==> flow/design.v <==
`timescale 1ns/10ps
module MBF(CLK, RESET, IN_VALID, IN_DATA, X_DATA, Y_DATA, OUT_VALID);
input   CLK;
input   RESET;
input   IN_VALID;
input       [12:0]  IN_DATA;
output  reg [12:0]  X_DATA;
output  reg [12:0]  Y_DATA;
output  reg         OUT_VALID;
reg [5:0] data_cnt;
reg [12:0] s[0:10];
reg [12:0] in_data;
reg [33:0] y_h[0:11];
reg [33:0] y_l[0:11];
wire [17:0] H0, H1, H2, H3, H4, H5, H6, H7, H8, H9, H10, H11;
wire [17:0] L0, L1, L2, L3, L4, L5, L6, L7, L8, L9, L10, L11;
assign H0 = 18'd110592;
assign H1 = 18'd77824;
assign H2 = 18'd20480;
assign H3 = 18'd36864;
assign H4 = 18'd86016;
assign H5 = 18'd69632;
assign H6 = 18'd65536;
assign H7 = 18'd77824;
assign H8 = 18'd45056;
assign H9 = 18'd49152;
assign H10 = 18'd65536;
assign H11 = 18'd126976;
assign L0 = 18'd57344;
assign L1 = 18'd16384;
assign L2 = 18'd12288;
assign L3 = 18'd4096;
assign L4 = 18'd65536;
assign L5 = 18'd57344;
assign L6 = 18'd114688;
assign L7 = 18'd65536;
assign L8 = 18'd126976;
assign L9 = 18'd114688;
assign L10 = 18'd126976;
assign L11 = 18'd69632;
always@(posedge RESET or posedge CLK)
begin
    if (RESET) begin
        in_data <= 13'b0;
        s[0] <= 13'b0;
		s[1] <= 13'b0;
		s[2] <= 13'b0;
		s[3] <= 13'b0;
		s[4] <= 13'b0;
		s[5] <= 13'b0;	
		s[6] <= 13'b0;
		s[7] <= 13'b0;
		s[8] <= 13'b0;
		s[9] <= 13'b0;
		s[10] <= 13'b0;
 		y_h[0] <= 34'b0;
		y_h[1] <= 34'b0;
		y_h[2] <= 34'b0;
		y_h[3] <= 34'b0;
		y_h[4] <= 34'b0;
		y_h[5] <= 34'b0;	
		y_h[6] <= 34'b0;
		y_h[7] <= 34'b0;
		y_h[8] <= 34'b0;
		y_h[9] <= 34'b0;
		y_h[10] <= 34'b0;
		y_h[11] <= 34'b0;
		y_l[0] <= 34'b0;
		y_l[1] <= 34'b0;
		y_l[2] <= 34'b0;
		y_l[3] <= 34'b0;
		y_l[4] <= 34'b0;
		y_l[5] <= 34'b0;	
		y_l[6] <= 34'b0;
		y_l[7] <= 34'b0;
		y_l[8] <= 34'b0;
		y_l[9] <= 34'b0;
		y_l[10] <= 34'b0;
		y_l[11] <= 34'b0;
    end else begin
        in_data <= (IN_VALID) ? IN_DATA : 13'b0;
		s[0] <= in_data;
		s[1] <= s[0];
		s[2] <= s[1];
		s[3] <= s[2];
		s[4] <= s[3];
		s[5] <= s[4];
		s[6] <= s[5];
		s[7] <= s[6];
		s[8] <= s[7];
		s[9] <= s[8];
		s[10] <= s[9];
		y_h[0] <= H0 * in_data;
		y_h[1] <= H1 * s[0];
        y_h[2] <= H2 * s[1];
        y_h[3] <= H3 * s[2];
        y_h[4] <= H4 * s[3];
        y_h[5] <= H5 * s[4];
        y_h[6] <= H6 * s[5];
        y_h[7] <= H7 * s[6];
        y_h[8] <= H8 * s[7];
        y_h[9] <= H9 * s[8];
        y_h[10] <= H10 * s[9];
        y_h[11] <= H11 * s[10];
		y_l[0] <= L0 * in_data;
		y_l[1] <= L1 * s[0];
        y_l[2] <= L2 * s[1];
        y_l[3] <= L3 * s[2];
        y_l[4] <= L4 * s[3];
        y_l[5] <= L5 * s[4];
        y_l[6] <= L6 * s[5];
        y_l[7] <= L7 * s[6];
        y_l[8] <= L8 * s[7];
        y_l[9] <= L9 * s[8];
        y_l[10] <= L10 * s[9];
        y_l[11] <= L11 * s[10];
    end
end
reg [12:0] fk_x;
reg [12:0] fk_y;
always @ (posedge RESET or posedge CLK)
begin
	if (RESET) begin
		X_DATA <= 13'b0;
		Y_DATA <= 13'b0;
		fk_x <= 13'b0;
		fk_y <= 13'b0;
		OUT_VALID <= 1'b0;
	end else begin
		fk_y <= (((y_h[0] + y_h[1] + y_h[2] + y_h[3] + y_h[4] + y_h[5] + y_h[6] + y_h[7] + y_h[8] + y_h[9] + y_h[10] + y_h[11]) >> 20) & 14'd1) ? 
				(((y_h[0] + y_h[1] + y_h[2] + y_h[3] + y_h[4] + y_h[5] + y_h[6] + y_h[7] + y_h[8] + y_h[9] + y_h[10] + y_h[11]) >> 20) + 1'b1) >> 1 :
				((y_h[0] + y_h[1] + y_h[2] + y_h[3] + y_h[4] + y_h[5] + y_h[6] + y_h[7] + y_h[8] + y_h[9] + y_h[10] + y_h[11]) >> 21);
		fk_x <= (((y_l[0] + y_l[1] + y_l[2] + y_l[3] + y_l[4] + y_l[5] + y_l[6] + y_l[7] + y_l[8] + y_l[9] + y_l[10] + y_l[11]) >> 20) & 14'd1) ? 
				(((y_l[0] + y_l[1] + y_l[2] + y_l[3] + y_l[4] + y_l[5] + y_l[6] + y_l[7] + y_l[8] + y_l[9] + y_l[10] + y_l[11]) >> 20) + 1'b1) >> 1 :
				((y_l[0] + y_l[1] + y_l[2] + y_l[3] + y_l[4] + y_l[5] + y_l[6] + y_l[7] + y_l[8] + y_l[9] + y_l[10] + y_l[11]) >> 21);
		X_DATA <= fk_x;
		Y_DATA <= fk_y;
		OUT_VALID <= (fk_x) ? 1'b1 : 1'b0;
	end
end
endmodule
== Reports on MBF ==
What the tools print for MBF, step after step.
Lines are those of the file above, counted from 1.
Operators carry their Yosys type and port widths (W data, S select, Z words).
A cell with -- has no value.
Design
  design top: MBF
  clock: CLK
  library: sky130hd
  corner: tt_025C_1v80

== Word-level counts ==
Yosys after proc, flatten, opt, wreduce and memory -nomap, before mapping. Enables and synchronous resets that opt folds into registers are not counted as muxes. Print and check cells are not counted.
Cells by class
  add/sub/neg operators: 24
  multipliers: 18
  muxes and demuxes: 4
  reductions and logical operators: 1
Operators with widths (number)
  $mul A5 B13 Y18 const A: 9
  $add A34 B34 Y34: 16
  $mul A3 B13 Y16 const A: 5
  $add A34 B29 Y34: 4
  $mul A4 B13 Y17 const A: 2
  $mul A2 B13 Y15 const A: 2
  $mux W13: 3
  $add A34 B25 Y34: 1
  $add A34 B27 Y34: 1
  $add A14 B1 Y14 const B: 2
  $reduce_bool A13 Y1: 1
  $mux W1: 1
Word-level totals
  bits in registers: 675
  bits of input ports: 16
  output and inout port bits: 27
  cells after elaboration: 88

== Depth ==
Depth = most cells in a row (Yosys ltp): at word level without a register or memory, in the mapped netlist without a sequential cell, where the memories' decode and read muxes count.
Logic depth
  depth in word-level cells: 13
  ABC_AREA: 0
  depth in mapped cells: 23

== Netlist ==
Yosys stat after the flow's synthesis: flattened, memories mapped to cells. It holds for the ABC_AREA given above (unset counts as 0); a run with the other value may have another netlist.
Synthesis totals
  standard cells after synthesis: 3281
  mapped area: 37918.9 um^2
  sequential area: 12211.7 um^2
  flip-flops: 488
  buffers: 5
Cell types (number)
  sky130_fd_sc_hd__dfrtp_1: 488
  sky130_fd_sc_hd__fa_1: 515
  sky130_fd_sc_hd__ha_1: 464
  sky130_fd_sc_hd__inv_1: 794
  sky130_fd_sc_hd__xnor2_1: 188
  sky130_fd_sc_hd__a21oi_1: 134
  sky130_fd_sc_hd__xor2_1: 56
  sky130_fd_sc_hd__o21ai_0: 91
  sky130_fd_sc_hd__nor2_1: 119
  sky130_fd_sc_hd__o21bai_1: 48
  sky130_fd_sc_hd__a21o_1: 44
  sky130_fd_sc_hd__nand2_1: 73
  sky130_fd_sc_hd__nor2b_1: 32
  sky130_fd_sc_hd__nor3_1: 31
  sky130_fd_sc_hd__nand2b_1: 20
  sky130_fd_sc_hd__o21a_1: 16
  sky130_fd_sc_hd__a21boi_0: 15
  sky130_fd_sc_hd__and2_1: 18
Other cell types: 57; their cells: 135.

== Worst setup path after synthesis ==
OpenSTA on the mapped netlist: ideal clock, no wires. The path of least setup slack (recovery checks aside). Input and output delay are each 20% of the period. Register names are those of the netlist, which keeps one name where synthesis merged equal registers.
Timing path post-synthesis
  path type: register to register
  start point: register (name not given)
  end point: register fk_y[11]
  period: 7.0 ns
  time at the first pin: 0.000 ns
  arrival time: 5.787 ns
  required time: 6.877 ns
  setup slack: 1.090 ns
  delay of the path: 5.910 ns
  driving pins on the path: 22
  buffers on the path: 0
  synthesis period reached: 5.91 ns
"delay of the path" is the arrival time less input delay plus setup time.
"driving pins on the path": output pins that drive a net of the path, with the launching flip-flop's if there is one; two outputs of one cell count as two.
"synthesis period reached" = period - worst setup slack (recovery checks aside). The figure is calculated, with input and output delays left at 20% of the set period.
On the way, post-synthesis
  cells stage by stage: sky130_fd_sc_hd__dfrtp_1 sky130_fd_sc_hd__fa_1 sky130_fd_sc_hd__inv_1 sky130_fd_sc_hd__fa_1 sky130_fd_sc_hd__inv_1 sky130_fd_sc_hd__fa_1 sky130_fd_sc_hd__fa_1 sky130_fd_sc_hd__fa_1 sky130_fd_sc_hd__ha_1 sky130_fd_sc_hd__a2111o_1 sky130_fd_sc_hd__a21oi_4 sky130_fd_sc_hd__nor2_4 sky130_fd_sc_hd__a21oi_1 sky130_fd_sc_hd__xnor2_1 sky130_fd_sc_hd__ha_1 sky130_fd_sc_hd__nand3_1 sky130_fd_sc_hd__nand4b_1 sky130_fd_sc_hd__nor4_2 sky130_fd_sc_hd__nand3b_1 sky130_fd_sc_hd__nor4b_2 sky130_fd_sc_hd__a211oi_2 sky130_fd_sc_hd__xnor2_1
Ends and longest elaborated chain, post-synthesis
  end: assignment: RTL line 127  | fk_y <= 13'b0;
  end: assignment: RTL line 130  | fk_y <= (((y_h[0] + y_h[1] + y_h[2] + y_h[3] + y_h[4] + y_h[5] + y_h[6] + y_h[7] + y_h[8] + y_h[9] + y_h[10] + ...
  end: declaration: RTL line 120  | reg [12:0] fk_y;
Chain of elaborated cells between the ends: none given.

== Timing after layout ==
Path of least setup slack in the final report of entry B (OpenROAD, finished layout, wires in). Where an end is a register, its clock arrival counts in the times.
Timing path post-layout
  path type: register to register
  start point: register y_h[8][17]
  end point: register fk_y[11]
  period: 5.59 ns
  time at the first pin: 0.63 ns
  arrival time: 6.53 ns
  required time: 6.11 ns
  setup slack: -0.41 ns
  driving pins on the path: 24
  buffers on the path: 3
The rows between start and end are the longest chain of elaborated cells between them; the timing report does not say that the signal goes this way. Where chains are equally long, one stands for them.
Each line given opens the expression or statement behind the cell; cells for indexed reads and writes are added by Yosys, which also makes memories of some case tables.
On the way, post-layout
  cells stage by stage: sky130_fd_sc_hd__dfrtp_1 sky130_fd_sc_hd__fa_1 sky130_fd_sc_hd__inv_2 sky130_fd_sc_hd__fa_1 sky130_fd_sc_hd__inv_2 sky130_fd_sc_hd__fa_1 sky130_fd_sc_hd__fa_1 sky130_fd_sc_hd__fa_1 sky130_fd_sc_hd__ha_1 sky130_fd_sc_hd__a2111o_1 sky130_fd_sc_hd__a21oi_4 sky130_fd_sc_hd__nor2_4 sky130_fd_sc_hd__buf_12 sky130_fd_sc_hd__xor2_2 sky130_fd_sc_hd__ha_2 sky130_fd_sc_hd__nand3_2 sky130_fd_sc_hd__nand4b_1 sky130_fd_sc_hd__buf_6 sky130_fd_sc_hd__nor4_4 sky130_fd_sc_hd__buf_4 sky130_fd_sc_hd__nand3b_1 sky130_fd_sc_hd__nor4b_2 sky130_fd_sc_hd__a211oi_2 sky130_fd_sc_hd__xnor2_1
  length of the longest elaborated chain: 6
Ends and longest elaborated chain, post-layout
  start: declaration: RTL line 13  | reg [33:0] y_h[0:11];
  start: assignment: RTL line 64  | y_h[8] <= 34'b0;
  start: assignment: RTL line 101  | y_h[8] <= H8 * s[7];
  $add A34 B34 Y34 x2: RTL line 131  | (((y_h[0] + y_h[1] + y_h[2] + y_h[3] + y_h[4] + y_h[5] + y_h[6] + y_h[7] + y_h[8] + y_h[9] + y_h[10] + y_h[11] ...
  $add A34 B29 Y34: RTL line 131
  $add A34 B34 Y34: RTL line 131
  $add A14 B1 Y14: RTL line 131
  $mux W13: RTL line 130  | fk_y <= (((y_h[0] + y_h[1] + y_h[2] + y_h[3] + y_h[4] + y_h[5] + y_h[6] + y_h[7] + y_h[8] + y_h[9] + y_h[10] + ...
  end: assignment: RTL line 127  | fk_y <= 13'b0;
  end: assignment: RTL line 130
  end: declaration: RTL line 120  | reg [12:0] fk_y;

Appendix: measured runs

Measured results for MBF: 2 stored runs of the Yosys and OpenROAD flow on sky130hd. The settings differ; the order carries no meaning. The constraints put input and output delay at 20% of the set period each and load the outputs with 0.01 pF.
By "achieved clock period (ns)" is meant the clock period of the run minus its worst setup slack. This is arithmetic on one report: input and output delays are still those of the set period (20% each).

Flow files of entry A
==> flow/run.sh <==
#!/bin/bash
# the make line also repeats the synthesis and layout settings of config.mk as NAME=value (left out here)
make -C /OpenROAD-flow-scripts/flow DESIGN_CONFIG=/design/flow/config.mk WORK_HOME=/design/flow/orfs CLKGATE_MAP_FILE= finish
==> flow/config.mk <==
export PLATFORM = sky130hd
export DESIGN_NAME = MBF
export DESIGN_NICKNAME = MBF
export VERILOG_FILES = /design/flow/design.v
export SDC_FILE = /design/flow/constraint.sdc
export NUM_CORES = 4
export LEC_CHECK = 0
export ABC_AREA = 1
export CAP_MARGIN = 20
export CELL_PAD_IN_SITES_DETAIL_PLACEMENT = 2
export CELL_PAD_IN_SITES_GLOBAL_PLACEMENT = 1
export CORE_ASPECT_RATIO = 1.85
export CORE_MARGIN = 4
export CORE_UTILIZATION = 54
export GPL_ROUTABILITY_DRIVEN = 0
export MIN_ROUTING_LAYER = met2
export SETUP_SLACK_MARGIN = 1.68
export SLEW_MARGIN = 20
==> flow/constraint.sdc <==
create_clock -name core_clock -period 7.53 [get_ports {CLK}]
set_input_delay 1.5060 -clock core_clock [delete_from_list [all_inputs] [get_ports {CLK}]]
set_output_delay 1.5060 -clock core_clock [all_outputs]
set_load 0.01 [all_outputs]

report of entry A: did not finish, cts, DPL-0033

Flow files of entry B
==> flow/run.sh <==
#!/bin/bash
# the make line also repeats the synthesis and layout settings of config.mk as NAME=value (left out here)
make -C /OpenROAD-flow-scripts/flow DESIGN_CONFIG=/design/flow/config.mk WORK_HOME=/design/flow/orfs CLKGATE_MAP_FILE= finish
==> flow/config.mk <==
export PLATFORM = sky130hd
export DESIGN_NAME = MBF
export DESIGN_NICKNAME = MBF
export VERILOG_FILES = /design/flow/design.v
export SDC_FILE = /design/flow/constraint.sdc
export NUM_CORES = 4
export LEC_CHECK = 0
export CAP_MARGIN = 5
export CORE_MARGIN = 2
export CORE_UTILIZATION = 16
export GPL_ROUTABILITY_DRIVEN = 1
export PLACE_DENSITY = 0.86
export SETUP_SLACK_MARGIN = 0.4
export SLEW_MARGIN = 20
==> flow/constraint.sdc <==
create_clock -name core_clock -period 5.59 [get_ports {CLK}]
set_input_delay 1.1180 -clock core_clock [delete_from_list [all_inputs] [get_ports {CLK}]]
set_output_delay 1.1180 -clock core_clock [all_outputs]
set_load 0.01 [all_outputs]

report of entry B
yosys chip area after synthesis (um^2): 37918.9
finish__design__die__area: 240904.0
finish__design__instance__utilization: 0.1977
finish__timing__setup__ws: -0.415
finish__timing__setup__tns: -2.791
achieved clock period (ns): 6.005
